==> flow/design.v <==
module cpu(clk,reset,s,load,in,out,N,V,Z,w);
  input clk, reset, s, load;
  input [15:0] in;
  output [15:0] out;
  output N, V, Z, w;
  wire [15:0] instruction_out;
  wire loada,loadb,loads,loadc,write,asel,bsel;
  wire [2:0] status;
  wire [1:0] op, ALUop, shift, vsel;
  wire [2:0] opcode, readnum, writenum, nsel;  
  wire [15:0] sximm5, sximm8; 
  wire [15:0] mdata = 16'b0;
  wire [7:0] PC = 8'b0;
  vDFFE #(16) instruct_reg(clk, load , in, instruction_out);  
  instruct_decoder decoder(   .instruction_out(instruction_out),
			        .nsel(nsel),
				.opcode(opcode),
				.op(op),
				.ALUop(ALUop),
				.sximm5(sximm5),
				.sximm8(sximm8),
				.shift(shift),
				.readnum(readnum),
				.writenum(writenum)
  );
  FSM state_machine(    .clk(clk),
			.reset(reset),
			.s(s),
			.w(w),
			.opcode(opcode),
			.op(op),
			.nsel(nsel),
			.loada(loada),
			.loadb(loadb),
			.loadc(loadc),
			.loads(loads),
			.vsel(vsel),
			.write(write),
			.asel(asel),
			.bsel(bsel)
  );
  datapath DP(          .clk(clk),
			.readnum(readnum),
			.writenum(writenum),
			.write(write),
			.vsel(vsel),
			.loada(loada),
			.loadb(loadb),
			.loadc(loadc),
			.loads(loads),
			.shift(shift),
			.ALUop(ALUop),
			.asel(asel),
			.bsel(bsel),
			.mdata(mdata),
			.status(status),
			.C(out),
			.sximm8(sximm8),
			.sximm5(sximm5),
			.PC(PC)
  );	
  assign N = status[0];
  assign V = status[1]; 
  assign Z = status[2];  
endmodule
module instruct_decoder( instruction_out, 
			 nsel, 
			 opcode,
			 op,
			 ALUop, 
			 sximm5, 
			 sximm8, 
			 shift,
			 readnum,
			 writenum );
  input [15:0] instruction_out;
  input [2:0] nsel;
  output [2:0] opcode;
  output reg [2:0] readnum, writenum;
  output [1:0] shift, ALUop, op;
  output [15:0] sximm5, sximm8;
  wire [2:0] Rn, Rd, Rm;
  wire [4:0] imm5;
  wire [7:0] imm8;
  setval retval(instruction_out,opcode,op,ALUop,imm5,imm8,shift,Rn,Rd,Rm);
  assign sximm5 = imm5[4] ? {11'b11111111111,imm5}:{11'b00000000000,imm5}; 
  assign sximm8 = imm8[7] ? {8'b11111111,imm8}:{8'b00000000,imm8};
  always @(*) 
    case(nsel)
      3'b001: {readnum,writenum} = {Rn,Rn};  
      3'b010: {readnum,writenum} = {Rd,Rd};  
      3'b100: {readnum,writenum} = {Rm,Rm};  
      default: {readnum,writenum} = 6'bx;  
    endcase
endmodule
module setval(instruction_out,opcode,op,ALUop,imm5,imm8,shift,Rn,Rd,Rm);
  input [15:0] instruction_out;
  output reg [2:0] opcode,Rn,Rd,Rm;
  output reg [1:0] op, ALUop, shift;
  output reg [4:0] imm5;
  output reg [7:0] imm8;
  always @(*) begin 
    casex(instruction_out)
	{5'b11010,11'bx}: {opcode,op,ALUop,Rn,imm8,imm5,Rd,shift,Rm} = {instruction_out[15:13],2'b10,2'b0,instruction_out[10:8],instruction_out[7:0],
						5'b0,3'b0,2'b0,3'b0}; 
	{8'b11000000,8'bx}: {opcode,op,ALUop,Rn,imm8,imm5,Rd,shift,Rm} = {instruction_out[15:13],2'b0,2'b0,3'b0,8'b0,5'b0, instruction_out[7:5],
						instruction_out[4:3],instruction_out[2:0]}; 
	{5'b10100,11'bx}: {opcode,op,ALUop,Rn,imm8,imm5,Rd,shift,Rm} = {instruction_out[15:13],2'b0,2'b0,instruction_out[10:8],
						8'b0,5'b0,instruction_out[7:5],instruction_out[4:3],instruction_out[2:0]}; 
	{5'b10101,11'bx}: {opcode,op,ALUop,Rn,imm8,imm5,Rd,shift,Rm} = {instruction_out[15:13],2'b01,2'b01,instruction_out[10:8],
						8'b0,5'b0,3'b0, instruction_out[4:3], instruction_out[2:0]}; 
 	{5'b10110,11'bx}: {opcode,op,ALUop,Rn,imm8,imm5,Rd,shift,Rm} = {instruction_out[15:13],2'b10,2'b10,instruction_out[10:8],
						8'b0,5'b0,instruction_out[7:5],instruction_out[4:3],instruction_out[2:0]}; 
	{5'b10111,11'bx}: {opcode,op,ALUop,Rn,imm8,imm5,Rd,shift,Rm} = {instruction_out[15:13],2'b11,2'b11,3'b0,
						8'b0,5'b0,instruction_out[7:5],instruction_out[4:3],instruction_out[2:0]}; 
	default: {opcode,op,ALUop,Rn,imm8,imm5,Rd,shift,Rm} = {3'bx,2'bx,2'bx,3'bx,8'bx,5'bx,3'bx,2'bx,3'bx};  
    endcase
end
endmodule
module datapath(clk, readnum, vsel, loada, loadb, shift, asel, bsel,
		ALUop, loadc, loads, writenum, write, mdata, 
		status, C, sximm8, PC, sximm5);
  input clk, loada, loadb, loadc, loads, asel, bsel, write;
  input [1:0] vsel;
  input [1:0] shift, ALUop; 
  input [2:0] writenum, readnum;  
  input [15:0] mdata, sximm8, sximm5;
  input [7:0] PC;
  output wire [2:0] status;
  output wire [15:0] C;
  reg [15:0] data_in;
  wire [15:0] muxa, muxb, aout, bout, bout_shift, data_out, ALUout;
  wire [2:0] status_out;
  always @(*)
    case(vsel)
      2'b00: data_in = C;
      2'b01: data_in = {8'b0,PC};
      2'b10: data_in = sximm8;
      2'b11: data_in = mdata;
    endcase
  regfile REGFILE( .clk(clk), 
           		.write(write),
			.writenum(writenum),
			.readnum(readnum),
			.data_in(data_in),
			.data_out(data_out)
  );
  vDFFE #(16) reg_a(clk, loada, data_out, aout);
  vDFFE #(16) reg_b(clk, loadb, data_out, bout); 
  vDFFE #(16) reg_c(clk, loadc, ALUout, C);
  vDFFE #(3) status_block(.clk(clk), .en(loads), .in(status_out), .out(status));
  shifter shift_b(shift, bout, bout_shift);
  assign muxa = asel ? 16'b0:aout;
  assign muxb = bsel ? sximm5:bout_shift;
  alu ALU( .ALUop(ALUop), .Ain(muxa), .Bin(muxb), .out(ALUout), .status(status_out));
endmodule 
module regfile(clk,write,writenum,readnum,data_in,data_out);
  input clk,write;
  input [2:0] writenum, readnum;
  input [15:0] data_in;
  output [15:0] data_out;
  wire [7:0] readout, writeout;
  wire [15:0] R7, R6, R5, R4, R3, R2, R1, R0;
  dec #(3,8) read_num(readnum, readout);
  dec #(3,8) write_num(writenum, writeout);
  vDFFE #(16) write_reg0(clk, (write & writeout[0]), data_in, R0);
  vDFFE #(16) write_reg1(clk, (write & writeout[1]), data_in, R1);
  vDFFE #(16) write_reg2(clk, (write & writeout[2]), data_in, R2);
  vDFFE #(16) write_reg3(clk, (write & writeout[3]), data_in, R3);
  vDFFE #(16) write_reg4(clk, (write & writeout[4]), data_in, R4);
  vDFFE #(16) write_reg5(clk, (write & writeout[5]), data_in, R5);
  vDFFE #(16) write_reg6(clk, (write & writeout[6]), data_in, R6);
  vDFFE #(16) write_reg7(clk, (write & writeout[7]), data_in, R7);
  mux8 #(16) read_mux(R7, R6, R5, R4, R3, R2, R1, R0, readout, data_out);
endmodule
module dec(a,b);
  parameter n = 2;
  parameter m = 4;
  input [n-1:0] a;
  output [m-1:0] b;
  wire[m-1:0] b = 1<<a;
endmodule 
module vDFFE(clk,en,in,out);
  parameter n = 3;
  input clk, en;
  input [n-1:0] in;
  output reg [n-1:0] out;
  wire [n-1:0] nextout;
  assign nextout = en ? in:out;
  always @(posedge clk)
    out <= nextout;
  endmodule 
module mux8(r7, r6, r5, r4, r3, r2, r1, r0, s, b);
  parameter k = 1;
  input [k-1:0] r7, r6, r5, r4, r3, r2, r1, r0;
  input [7:0] s;
  output [k-1:0] b;
  wire [k-1:0] b = ({k{s[0]}} & r0) |
		   ({k{s[1]}} & r1) |    
		   ({k{s[2]}} & r2) |
		   ({k{s[3]}} & r3) | 
		   ({k{s[4]}} & r4) |
		   ({k{s[5]}} & r5) |
		   ({k{s[6]}} & r6) |
		   ({k{s[7]}} & r7) ;
endmodule
module shifter(shift,bin,out);
input [15:0] bin;
input [1:0] shift;
output reg [15:0] out;  
  always @(*) begin
    case(shift) 
      2'b01: out = bin << 1;  
      2'b10: out = bin >> 1;  
      2'b11: out = $signed(bin) >>> 1;  
      default: out = bin;  
    endcase 
  end 
endmodule 
module alu(ALUop,Ain,Bin,out,status);
  input [1:0] ALUop; 
  input [15:0] Ain, Bin;
  output reg [15:0] out;
  output [2:0] status;
  wire ovf;
  wire [15:0] sout;
  Addsub #(16) a(Ain, Bin, 1'b1, sout, ovf);
  assign status[2] = ((out == 16'b0) ? 1'b1:1'b0);  
  assign status[1] = ovf;  
  assign status[0] = out[15];  
  always @(*) begin
    case (ALUop)
      2'b00: out = Ain + Bin;
      2'b01: out = Ain - Bin; 
      2'b10: out = Ain & Bin;
      2'b11: out = ~Bin;
      default: out = 16'bx;
    endcase	
  end
endmodule
module Addsub(a,b,sub,s,ovf);
  parameter n = 8;
  input [n-1:0] a, b;  
  input sub ;  
  output [n-1:0] s;
  output ovf;   
  wire c1, c2;
  assign ovf = c1 ^ c2;  
  Adder1 #(n-1) ai(a[n-2:0],b[n-2:0]^{n-1{sub}},sub,c1,s[n-2:0]);
  Adder1 #(1) as(a[n-1],b[n-1]^sub,c1,c2,s[n-1]);
endmodule 
module Adder1(a,b,cin,cout,s);
  parameter n = 8;
  input [n-1:0] a, b;
  input cin ;
  output [n-1:0] s;
  output cout;
  assign {cout, s} = a + b + cin;
endmodule
module FSM(clk, reset, s, w, opcode, op, nsel,loada,loadb,loadc,vsel,write,loads,asel,bsel);
  input clk, reset, s;
  input [2:0] opcode;
  input [1:0] op;
  output w;
  output reg [2:0] nsel;
  output reg loada,loadb,loadc,loads,write,asel,bsel;
  output reg [1:0] vsel;
  wire [2:0] state;
  reg load_s;
  reg [2:0] next_state;
  assign w = load_s ? 1'b0:1'b1;  
  assign state =  reset ? 3'b000:next_state;
  always @(posedge clk) begin
    casex({reset,w,s,opcode,op,state})
	11'b1xxxxxxxxxx: {load_s, nsel, next_state,loada,loadb,loadc,vsel,write,loads,asel,bsel} 
				<= {1'b0,3'b000,3'b000,1'b0,1'b0,1'b0,2'b00,1'b0,1'b0,1'b0,1'b0};  
	{8'bx10xxxxx,3'b000}: {load_s,nsel,next_state,loada,loadb,loadc,vsel,write,loads,asel,bsel}
				<= {1'b0,3'b000,3'b000,1'b0,1'b0,1'b0,2'b00,1'b0,1'b0,1'b0,1'b0};  
	{8'bx1111010,3'b000}: {load_s, nsel, next_state,loada,loadb,loadc,vsel,write,loads,asel,bsel} 
				<= {1'b1,3'b001,3'b001,1'b0,1'b0,1'b0,2'b10,1'b1,1'b0,1'b0,1'b0};  
	{8'b00x11010,3'b001}: {load_s, nsel, next_state,loada,loadb,loadc,vsel,write,loads,asel,bsel} 
				<= {1'b0,3'b000,3'b000,1'b0,1'b0,1'b0,2'b00,1'b0,1'b0,1'b0,1'b0};  
        {8'b01111000,3'b000}: {load_s, nsel, next_state,loada,loadb,loadc,vsel,write,loads,asel,bsel} 
				<= {1'b1,3'b100,3'b001,1'b0,1'b1,1'b0,2'b10,1'b0,1'b0,1'b0,1'b0};  
	{8'b00x11000,3'b001}: {load_s,nsel,next_state,loada,loadb,loadc,vsel,write,loads,asel,bsel}
				<= {1'b1,3'b000,3'b010,1'b0,1'b0,1'b1,2'b00,1'b0,1'b0,1'b1,1'b0};  
	{8'b00x11000,3'b010}: {load_s,nsel,next_state,loada,loadb,loadc,vsel,write,loads,asel,bsel}
				<= {1'b1,3'b010,3'b011,1'b0,1'b0,1'b0,2'b00,1'b1,1'b0,1'b0,1'b0};  
	{8'b00x11000,3'b011}: {load_s,nsel,next_state,loada,loadb,loadc,vsel,write,loads,asel,bsel}
				<= {1'b0,3'b000,3'b000,1'b0,1'b0,1'b0,2'b00,1'b0,1'b0,1'b0,1'b0};  
	{8'b01110100,3'b000}: {load_s,nsel,next_state,loada,loadb,loadc,vsel,write,loads,asel,bsel}
				<= {1'b1,3'b001,3'b001,1'b1,1'b0,1'b0,2'b10,1'b0,1'b0,1'b0,1'b0};  
	{8'b00x10100,3'b001}: {load_s,nsel,next_state,loada,loadb,loadc,vsel,write,loads,asel,bsel}
				<= {1'b1,3'b100,3'b010,1'b0,1'b1,1'b0,2'b10,1'b0,1'b0,1'b0,1'b0};  
	{8'b00x10100,3'b010}: {load_s,nsel,next_state,loada,loadb,loadc,vsel,write,loads,asel,bsel}
				<= {1'b1,3'b000,3'b011,1'b0,1'b0,1'b1,2'b00,1'b0,1'b0,1'b0,1'b0};  
	{8'b00x10100,3'b011}: {load_s,nsel,next_state,loada,loadb,loadc,vsel,write,loads,asel,bsel}
				<= {1'b1,3'b010,3'b100,1'b0,1'b0,1'b0,2'b00,1'b1,1'b0,1'b0,1'b0};  
	{8'b00x10100,3'b100}: {load_s,nsel,next_state,loada,loadb,loadc,vsel,write,loads,asel,bsel}
				<= {1'b0,3'b000,3'b000,1'b0,1'b0,1'b0,2'b00,1'b0,1'b0,1'b0,1'b0};  
	{8'b01110101,3'b000}: {load_s,nsel,next_state,loada,loadb,loadc,vsel,write,loads,asel,bsel}
				<= {1'b1,3'b001,3'b001,1'b1,1'b0,1'b0,2'b10,1'b0,1'b0,1'b0,1'b0};  
	{8'b00x10101,3'b001}: {load_s,nsel,next_state,loada,loadb,loadc,vsel,write,loads,asel,bsel}
				<= {1'b1,3'b100,3'b010,1'b0,1'b1,1'b0,2'b10,1'b0,1'b0,1'b0,1'b0};  
	{8'b00x10101,3'b010}: {load_s,nsel,next_state,loada,loadb,loadc,vsel,write,loads,asel,bsel}
				<= {1'b1,3'b000,3'b011,1'b0,1'b0,1'b0,2'b00,1'b0,1'b1,1'b0,1'b0};  
   	{8'b00x10101,3'b011}: {load_s,nsel,next_state,loada,loadb,loadc,vsel,write,loads,asel,bsel}
				<= {1'b0,3'b000,3'b000,1'b0,1'b0,1'b0,2'b00,1'b0,1'b0,1'b0,1'b0};  
	{8'b01110110,3'b000}: {load_s,nsel,next_state,loada,loadb,loadc,vsel,write,loads,asel,bsel}
				<= {1'b1,3'b001,3'b001,1'b1,1'b0,1'b0,2'b10,1'b0,1'b0,1'b0,1'b0};  
	{8'b00x10110,3'b001}: {load_s,nsel,next_state,loada,loadb,loadc,vsel,write,loads,asel,bsel}
				<= {1'b1,3'b100,3'b010,1'b0,1'b1,1'b0,2'b10,1'b0,1'b0,1'b0,1'b0};  
	{8'b00x10110,3'b010}: {load_s,nsel,next_state,loada,loadb,loadc,vsel,write,loads,asel,bsel}
				<= {1'b1,3'b000,3'b011,1'b0,1'b0,1'b1,2'b00,1'b0,1'b0,1'b0,1'b0};  
	{8'b00x10110,3'b011}: {load_s,nsel,next_state,loada,loadb,loadc,vsel,write,loads,asel,bsel}
				<= {1'b1,3'b010,3'b100,1'b0,1'b0,1'b0,2'b00,1'b1,1'b0,1'b0,1'b0};  
	{8'b00x10110,3'b100}: {load_s,nsel,next_state,loada,loadb,loadc,vsel,write,loads,asel,bsel}
				<= {1'b0,3'b000,3'b000,1'b0,1'b0,1'b0,2'b00,1'b0,1'b0,1'b0,1'b0};  
	{8'b01110111,3'b000}: {load_s,nsel,next_state,loada,loadb,loadc,vsel,write,loads,asel,bsel}
				<= {1'b1,3'b100,3'b001,1'b0,1'b1,1'b0,2'b10,1'b0,1'b0,1'b1,1'b0};  
	{8'b00x10111,3'b001}: {load_s,nsel,next_state,loada,loadb,loadc,vsel,write,loads,asel,bsel}
				<= {1'b1,3'b000,3'b010,1'b0,1'b0,1'b1,2'b00,1'b0,1'b0,1'b1,1'b0};  
	{8'b00x10111,3'b010}: {load_s,nsel,next_state,loada,loadb,loadc,vsel,write,loads,asel,bsel}
				<= {1'b1,3'b010,3'b011,1'b0,1'b0,1'b0,2'b00,1'b1,1'b0,1'b0,1'b0};  
	{8'b00x10111,3'b011}: {load_s,nsel,next_state,loada,loadb,loadc,vsel,write,loads,asel,bsel}
				<= {1'b0,3'b000,3'b000,1'b0,1'b0,1'b0,2'b00,1'b0,1'b0,1'b0,1'b0};  
	default: {load_s,nsel,next_state,loada,loadb,loadc,vsel,write,loads,asel,bsel}
				<= {1'b0,3'b000,3'b000,1'b0,1'b0,1'b0,2'b00,1'b0,1'b0,1'b0,1'b0};  
   endcase
  end
endmodule 
# From RTL to reports: cpu
# What the tools print for cpu, step after step.
# Lines are those of the file above, counted from 1.
# Library cell names are shortened.
# A cell with -- has no value.
[inputs] top_module="cpu" clk_port="clk" lib="sky130hd" pvt_corner="tt_025C_1v80"

# Word-level counts
# Source: Yosys, flattened and elaborated, memories not mapped. Widths are those after wreduce. Registers that Yosys merges into a memory's read port (data or address) are not register bits. Print and check cells do not count. Equal cells are merged and count once.
[bits] wordCells=119 in_bits=20 out_inout_bits=20 reg_bits=211
[op_classes] n_mux=13 n_reduce_logical=10 n_logic=28 shift=2 eq_ne=36 add_sub_neg=6
[ops] cell="parallel mux 31 bit (select 6 bit)" count=1
[ops] cell="parallel mux 16 bit (select 10 bit)" count=1
[ops] cell="bitwise AND 16 bit" count=9
[ops] cell="== test 10 x 8 -> 1 bit (second input constant)" count=12
[ops] cell="OR 16 bit" count=7
[ops] cell="parallel mux 16 bit (select 3 bit)" count=2
[ops] cell="parallel mux 16 bit (select 4 bit)" count=1
[ops] cell="two-way mux 16 bit" count=4
[ops] cell="== test 11 x 10 -> 1 bit (second input constant)" count=5
[ops] cell="== test 5 bit (second input constant)" count=5
[ops] cell="parallel mux 6 bit (select 3 bit)" count=1
[ops] cell="adder 15 x 15 -> 16 bit" count=1
[ops] cell="adder 16 x 1 -> 16 bit (second input constant)" count=1
[ops] cell="adder 16 bit" count=1
[ops] cell="subtractor 16 bit" count=1
[ops] cell="inverter 16 bit" count=1
[ops] cell="logical NOT 16 bit" count=1
[ops] cell="left shift 2 x 3 -> 8 bit (first input constant)" count=2
[ops] cell="inverter 15 bit" count=1
[ops] cell="== test 2 bit (second input constant)" count=6
[ops] cell="== test 10 bit (second input constant)" count=1
[ops] cell="OR reduction 2 bit" count=5
[ops] cell="bitwise AND 1 bit" count=8
[ops] cell="== test 8 bit (second input constant)" count=1
[ops] cell="== test 2 x 1 -> 1 bit (second input constant)" count=3
[ops] cell="OR reduction 3 bit" count=2
[ops] cell="logical NOT 2 bit" count=2
[ops] cell="== test 3 x 1 -> 1 bit (second input constant)" count=1
# Other operator kinds: 8; their cells: 9.

# Logic depth
# Yosys ltp: most cells in a row. Word level: on the elaborated netlist, between registers, memories and ports. Mapped: between sequential cells and ports; inverters and the memories' decode and read muxes count.
[depth] ltp_word=12 ABC_AREA=0 depth_mapped=22 depth_no_buf=19

# Netlist
# Yosys stat after the flow's synthesis: flattened, memories mapped to cells. It holds for the ABC_AREA given above (unset counts as 0); a run with the other value may have another netlist.
[types] type="edfxtp_1" count=195
[types] type="ha_1" count=46
[types] type="nand2_1" count=113
[types] type="o21ai_0" count=63
[types] type="a21oi_1" count=55
[types] type="dfxtp_1" count=13
[types] type="xnor2_1" count=23
[types] type="nand3_1" count=38
[types] type="nor2_1" count=50
[types] type="a221oi_1" count=18
[types] type="inv_1" count=40
[types] type="nor2b_1" count=21
[types] type="mux2i_1" count=10
[types] type="clkbuf_1" count=25
[types] type="a22oi_1" count=10
[types] type="a31oi_1" count=10
[types] type="buf_6" count=5
[types] type="nand2b_1" count=8
# Not listed: further types 56, cells in them 133.
[mapped] seqArea_um2=6115.9 n_buf=40 flip_flops=208 area_um2=10242.3 stdcells=876
# By module: a second synthesis without flattening, with its own total; a netlist apart from the flattened one above.
[hier_totals] cells_unflattened=951 area_unflattened_um2=11737.5
# Rows give one instance, submodules left out.
[by_module] mod="vDFFE #(n=16)" area_um2=480.5 mod_seq_area_um2=480.5 n_inst=12 cells=16
[by_module] mod="alu" area_um2=1621.6 mod_seq_area_um2=0.0 n_inst=1 cells=240
[by_module] mod="mux8 #(k=16)" area_um2=779.5 mod_seq_area_um2=0.0 n_inst=1 cells=96
[by_module] mod="Adder1 #(n=15)" area_um2=735.7 mod_seq_area_um2=0.0 n_inst=1 cells=101
[by_module] mod="datapath" area_um2=700.7 mod_seq_area_um2=0.0 n_inst=1 cells=65
[by_module] mod="FSM" area_um2=689.4 mod_seq_area_um2=260.2 n_inst=1 cells=78
[by_module] mod="shifter" area_um2=355.3 mod_seq_area_um2=0.0 n_inst=1 cells=51
[by_module] mod="setval" area_um2=331.6 mod_seq_area_um2=0.0 n_inst=1 cells=41
[by_module] mod="instruct_decoder" area_um2=284.0 mod_seq_area_um2=0.0 n_inst=1 cells=39
[by_module] mod="Addsub #(n=16)" area_um2=180.2 mod_seq_area_um2=0.0 n_inst=1 cells=19
[by_module] mod="dec" area_um2=65.1 mod_seq_area_um2=0.0 n_inst=2 cells=8
[by_module] mod="vDFFE #(n=3)" area_um2=90.1 mod_seq_area_um2=90.1 n_inst=1 cells=3
[by_module] mod="regfile" area_um2=50.0 mod_seq_area_um2=0.0 n_inst=1 cells=8
[by_module] mod="Adder1 #(n=1)" area_um2=20.0 mod_seq_area_um2=0.0 n_inst=1 cells=1
[by_module] mod="cpu" area_um2=3.8 mod_seq_area_um2=0.0 n_inst=1 cells=1

# Path before layout
# OpenSTA on the mapped netlist: ideal clock, no wires. The path of least setup slack (recovery checks aside). Input and output delay are each 20% of the period. Register names are those of the netlist, which keeps one name where synthesis merged equal registers.
[synth_timing] path_type="register -> register" from="reg instruct_reg.out[13]" to="reg DP.status_block.out[2]" n_path_buf=3 launch_ns=0.000 delay_ns=4.256 t_arrival_ns=4.066 setup_time_ns=0.190 path_slack_ns=2.744 clock_period_ns=7.0 path_stages=22 period_less_setup_slack_ns=4.256
# "delay_ns" = arrival - input delay + setup time.
# "path_stages": output pins that drive a net of the path, with the launching flip-flop's if there is one; two outputs of one cell count as two.
# "period_less_setup_slack_ns" is the clock period less the worst setup slack; recovery checks do not enter. This is arithmetic on one report: input and output delays are still those of the set period (20% each).
# Between the ends stands the longest chain of elaborated cells between them, by number of cells; it is not shown to be the way that was timed. Of several equally long chains one is given.
# A line is the first line of the expression or statement that the cell stems from. Yosys adds cells for indexed reads and writes and turns some case tables into memories.
[synth_via] cell_sequence="edfxtp_1 -> and3b_1 -> a31oi_1 -> buf_6 -> buf_6 -> buf_6 -> o21ai_0 -> and2_1 -> ha_1 -> nor2_1 -> xnor2_1 -> ha_1 -> nor2b_1 -> o31a_1 -> o21ba_2 -> o21ai_1 -> a21oi_1 -> a21oi_1 -> xor2_1 -> o21ai_0 -> or2_2 -> a2111oi_2" elab_chain_cells=9 cone_cells=24 lines_between=10 cone_classes="add/sub (2); eq/ne (12); mux (6); logic (2); reduce/logical (2)"
[synth_rtl] item="from (decl)" line=187 source="output reg [n-1:0] out;"
[synth_rtl] item="from (assign)" line=191 source="out <= nextout;"
[synth_rtl] item="== test 5 bit" line=103 source="casex(instruction_out)"
[synth_rtl] item="parallel mux 31 bit (select 6 bit)" line=103
[synth_rtl] item="== test 2 bit" line=212 source="case(shift)"
[synth_rtl] item="parallel mux 16 bit (select 3 bit)" line=212
[synth_rtl] item="two-way mux 16 bit" line=154 source="assign muxb = bsel ? sximm5:bout_shift;"
[synth_rtl] item="subtractor 16 bit" line=234 source="2'b01: out = Ain - Bin;"
[synth_rtl] item="parallel mux 16 bit (select 4 bit)" line=232 source="case (ALUop)"
[synth_rtl] item="logical NOT 16 bit" line=228 source="assign status[2] = ((out == 16'b0) ? 1'b1:1'b0);"
[synth_rtl] item="two-way mux 1 bit" line=228
[synth_rtl] item="to (assign)" line=191
[synth_rtl] item="to (decl)" line=187
# Nets of the timed path that keep an RTL name, with a line that drives or declares them; the list need not be complete.
[synth_nets] signal="DP.ALU.out[14]" line=232

# Path in the finished layout
# Path of least setup slack in the final report of flow run 1 (OpenROAD, finished layout, wires in). Where an end is a register, its clock arrival counts in the times.
[layout_timing] path_type="register -> register" from="reg instruct_reg.out[10]" to="reg DP.status_block.out[2]" setup_time_ns=0.18 n_path_buf=3 t_arrival_ns=4.56 clock_period_ns=3.61 launch_ns=0.50 path_slack_ns=-0.64 path_stages=20
# Between the ends stands the longest chain of elaborated cells between them, by number of cells; it is not shown to be the way that was timed. Of several equally long chains one is given.
[layout_via] cell_sequence="edfxtp_1 -> nor3_4 -> buf_6 -> a31oi_4 -> buf_6 -> o21ai_4 -> nand3_4 -> nor4_4 -> buf_4 -> a21oi_4 -> xnor2_2 -> ha_4 -> o21a_1 -> o2111ai_2 -> o21ba_4 -> or3_1 -> a31o_2 -> nor3_2 -> nand4b_1 -> a2111oi_4" elab_chain_cells=9 cone_cells=19 lines_between=10 cone_classes="add/sub (2); eq/ne (7); mux (6); logic (2); reduce/logical (2)"
[layout_rtl] item="from (decl)" line=187 source="output reg [n-1:0] out;"
[layout_rtl] item="from (assign)" line=191 source="out <= nextout;"
[layout_rtl] item="== test 8 bit" line=103 source="casex(instruction_out)"
[layout_rtl] item="parallel mux 31 bit (select 6 bit)" line=103
[layout_rtl] item="== test 2 bit" line=212 source="case(shift)"
[layout_rtl] item="parallel mux 16 bit (select 3 bit)" line=212
[layout_rtl] item="two-way mux 16 bit" line=154 source="assign muxb = bsel ? sximm5:bout_shift;"
[layout_rtl] item="subtractor 16 bit" line=234 source="2'b01: out = Ain - Bin;"
[layout_rtl] item="parallel mux 16 bit (select 4 bit)" line=232 source="case (ALUop)"
[layout_rtl] item="logical NOT 16 bit" line=228 source="assign status[2] = ((out == 16'b0) ? 1'b1:1'b0);"
[layout_rtl] item="two-way mux 1 bit" line=228
[layout_rtl] item="to (assign)" line=191
[layout_rtl] item="to (decl)" line=187
# Nets of the timed path that keep an RTL name, with a line that drives or declares them; the list need not be complete.
[layout_nets] signal="DP.ALU.out[10]" line=232

FLOW RESULTS
============

cpu through Yosys and OpenROAD on sky130hd: 4 stored runs, unordered, with their settings and measured results. The constraints put input and output delay at 20% of the set period each and load the outputs with 0.01 pF.
"achieved clock period" = clock period - worst setup slack. The figure is calculated, with input and output delays left at 20% of the set period.
By "power" is meant OpenSTA's value without simulated activity: inputs other than the clock are taken to toggle once in ten clock periods, and the tool carries that through the logic.
[flow run 1] settings: ABC_AREA=0, CORE_UTILIZATION=23, CTS_CLUSTER_DIAMETER=65, MAX_ROUTING_LAYER=met5, PLACE_DENSITY=0.57, SETUP_SLACK_MARGIN=0.1, TNS_END_PERCENT=25, period_ns=3.61, CAP_MARGIN=20, CORE_MARGIN=2, SLEW_MARGIN=20
[flow run 1] result: chip area after synthesis (Yosys) 10242.3 um^2, die area 46235.8 um^2, utilization 0.309, worst setup slack after layout -0.639 ns, power 5.760 mW, achieved clock period 4.249 ns
[flow run 2] settings: CORE_UTILIZATION=40, CTS_CLUSTER_DIAMETER=164, GPL_ROUTABILITY_DRIVEN=0, GPL_TIMING_DRIVEN=1, HOLD_SLACK_MARGIN=-0.02, MIN_ROUTING_LAYER=met2, PLACE_DENSITY_LB_ADDON=0.18, SLEW_MARGIN=20, TNS_END_PERCENT=25, period_ns=3.46, CAP_MARGIN=20, CORE_MARGIN=2
[flow run 2] result: chip area after synthesis (Yosys) 10242.3 um^2, die area 26902.6 um^2, utilization 0.532, worst setup slack after layout -0.893 ns, power 6.114 mW, achieved clock period 4.353 ns
[flow run 3] settings: ABC_AREA=1, CELL_PAD_IN_SITES_DETAIL_PLACEMENT=1, CORE_ASPECT_RATIO=0.6, CORE_UTILIZATION=61, CTS_CLUSTER_DIAMETER=249, CTS_CLUSTER_SIZE=48, GPL_ROUTABILITY_DRIVEN=0, MAX_ROUTING_LAYER=met4, MIN_ROUTING_LAYER=met1, SLEW_MARGIN=35, TNS_END_PERCENT=70, period_ns=7.0, CAP_MARGIN=20, CORE_MARGIN=2
[flow run 3] result: chip area after synthesis (Yosys) 10312.4 um^2, die area 17995.8 um^2, utilization 0.687, worst setup slack after layout 1.573 ns, power 2.339 mW, achieved clock period 5.427 ns
[flow run 4] settings: ABC_AREA=1, CELL_PAD_IN_SITES_DETAIL_PLACEMENT=1, CORE_ASPECT_RATIO=0.6, CORE_UTILIZATION=64, CTS_CLUSTER_DIAMETER=249, CTS_CLUSTER_SIZE=48, GPL_ROUTABILITY_DRIVEN=0, HOLD_SLACK_MARGIN=0.24, MAX_ROUTING_LAYER=met4, MIN_ROUTING_LAYER=met2, SLEW_MARGIN=35, TNS_END_PERCENT=70, period_ns=7.0, CAP_MARGIN=20, CORE_MARGIN=2
[flow run 4] result: did not finish, routing stopped with GRT-0116
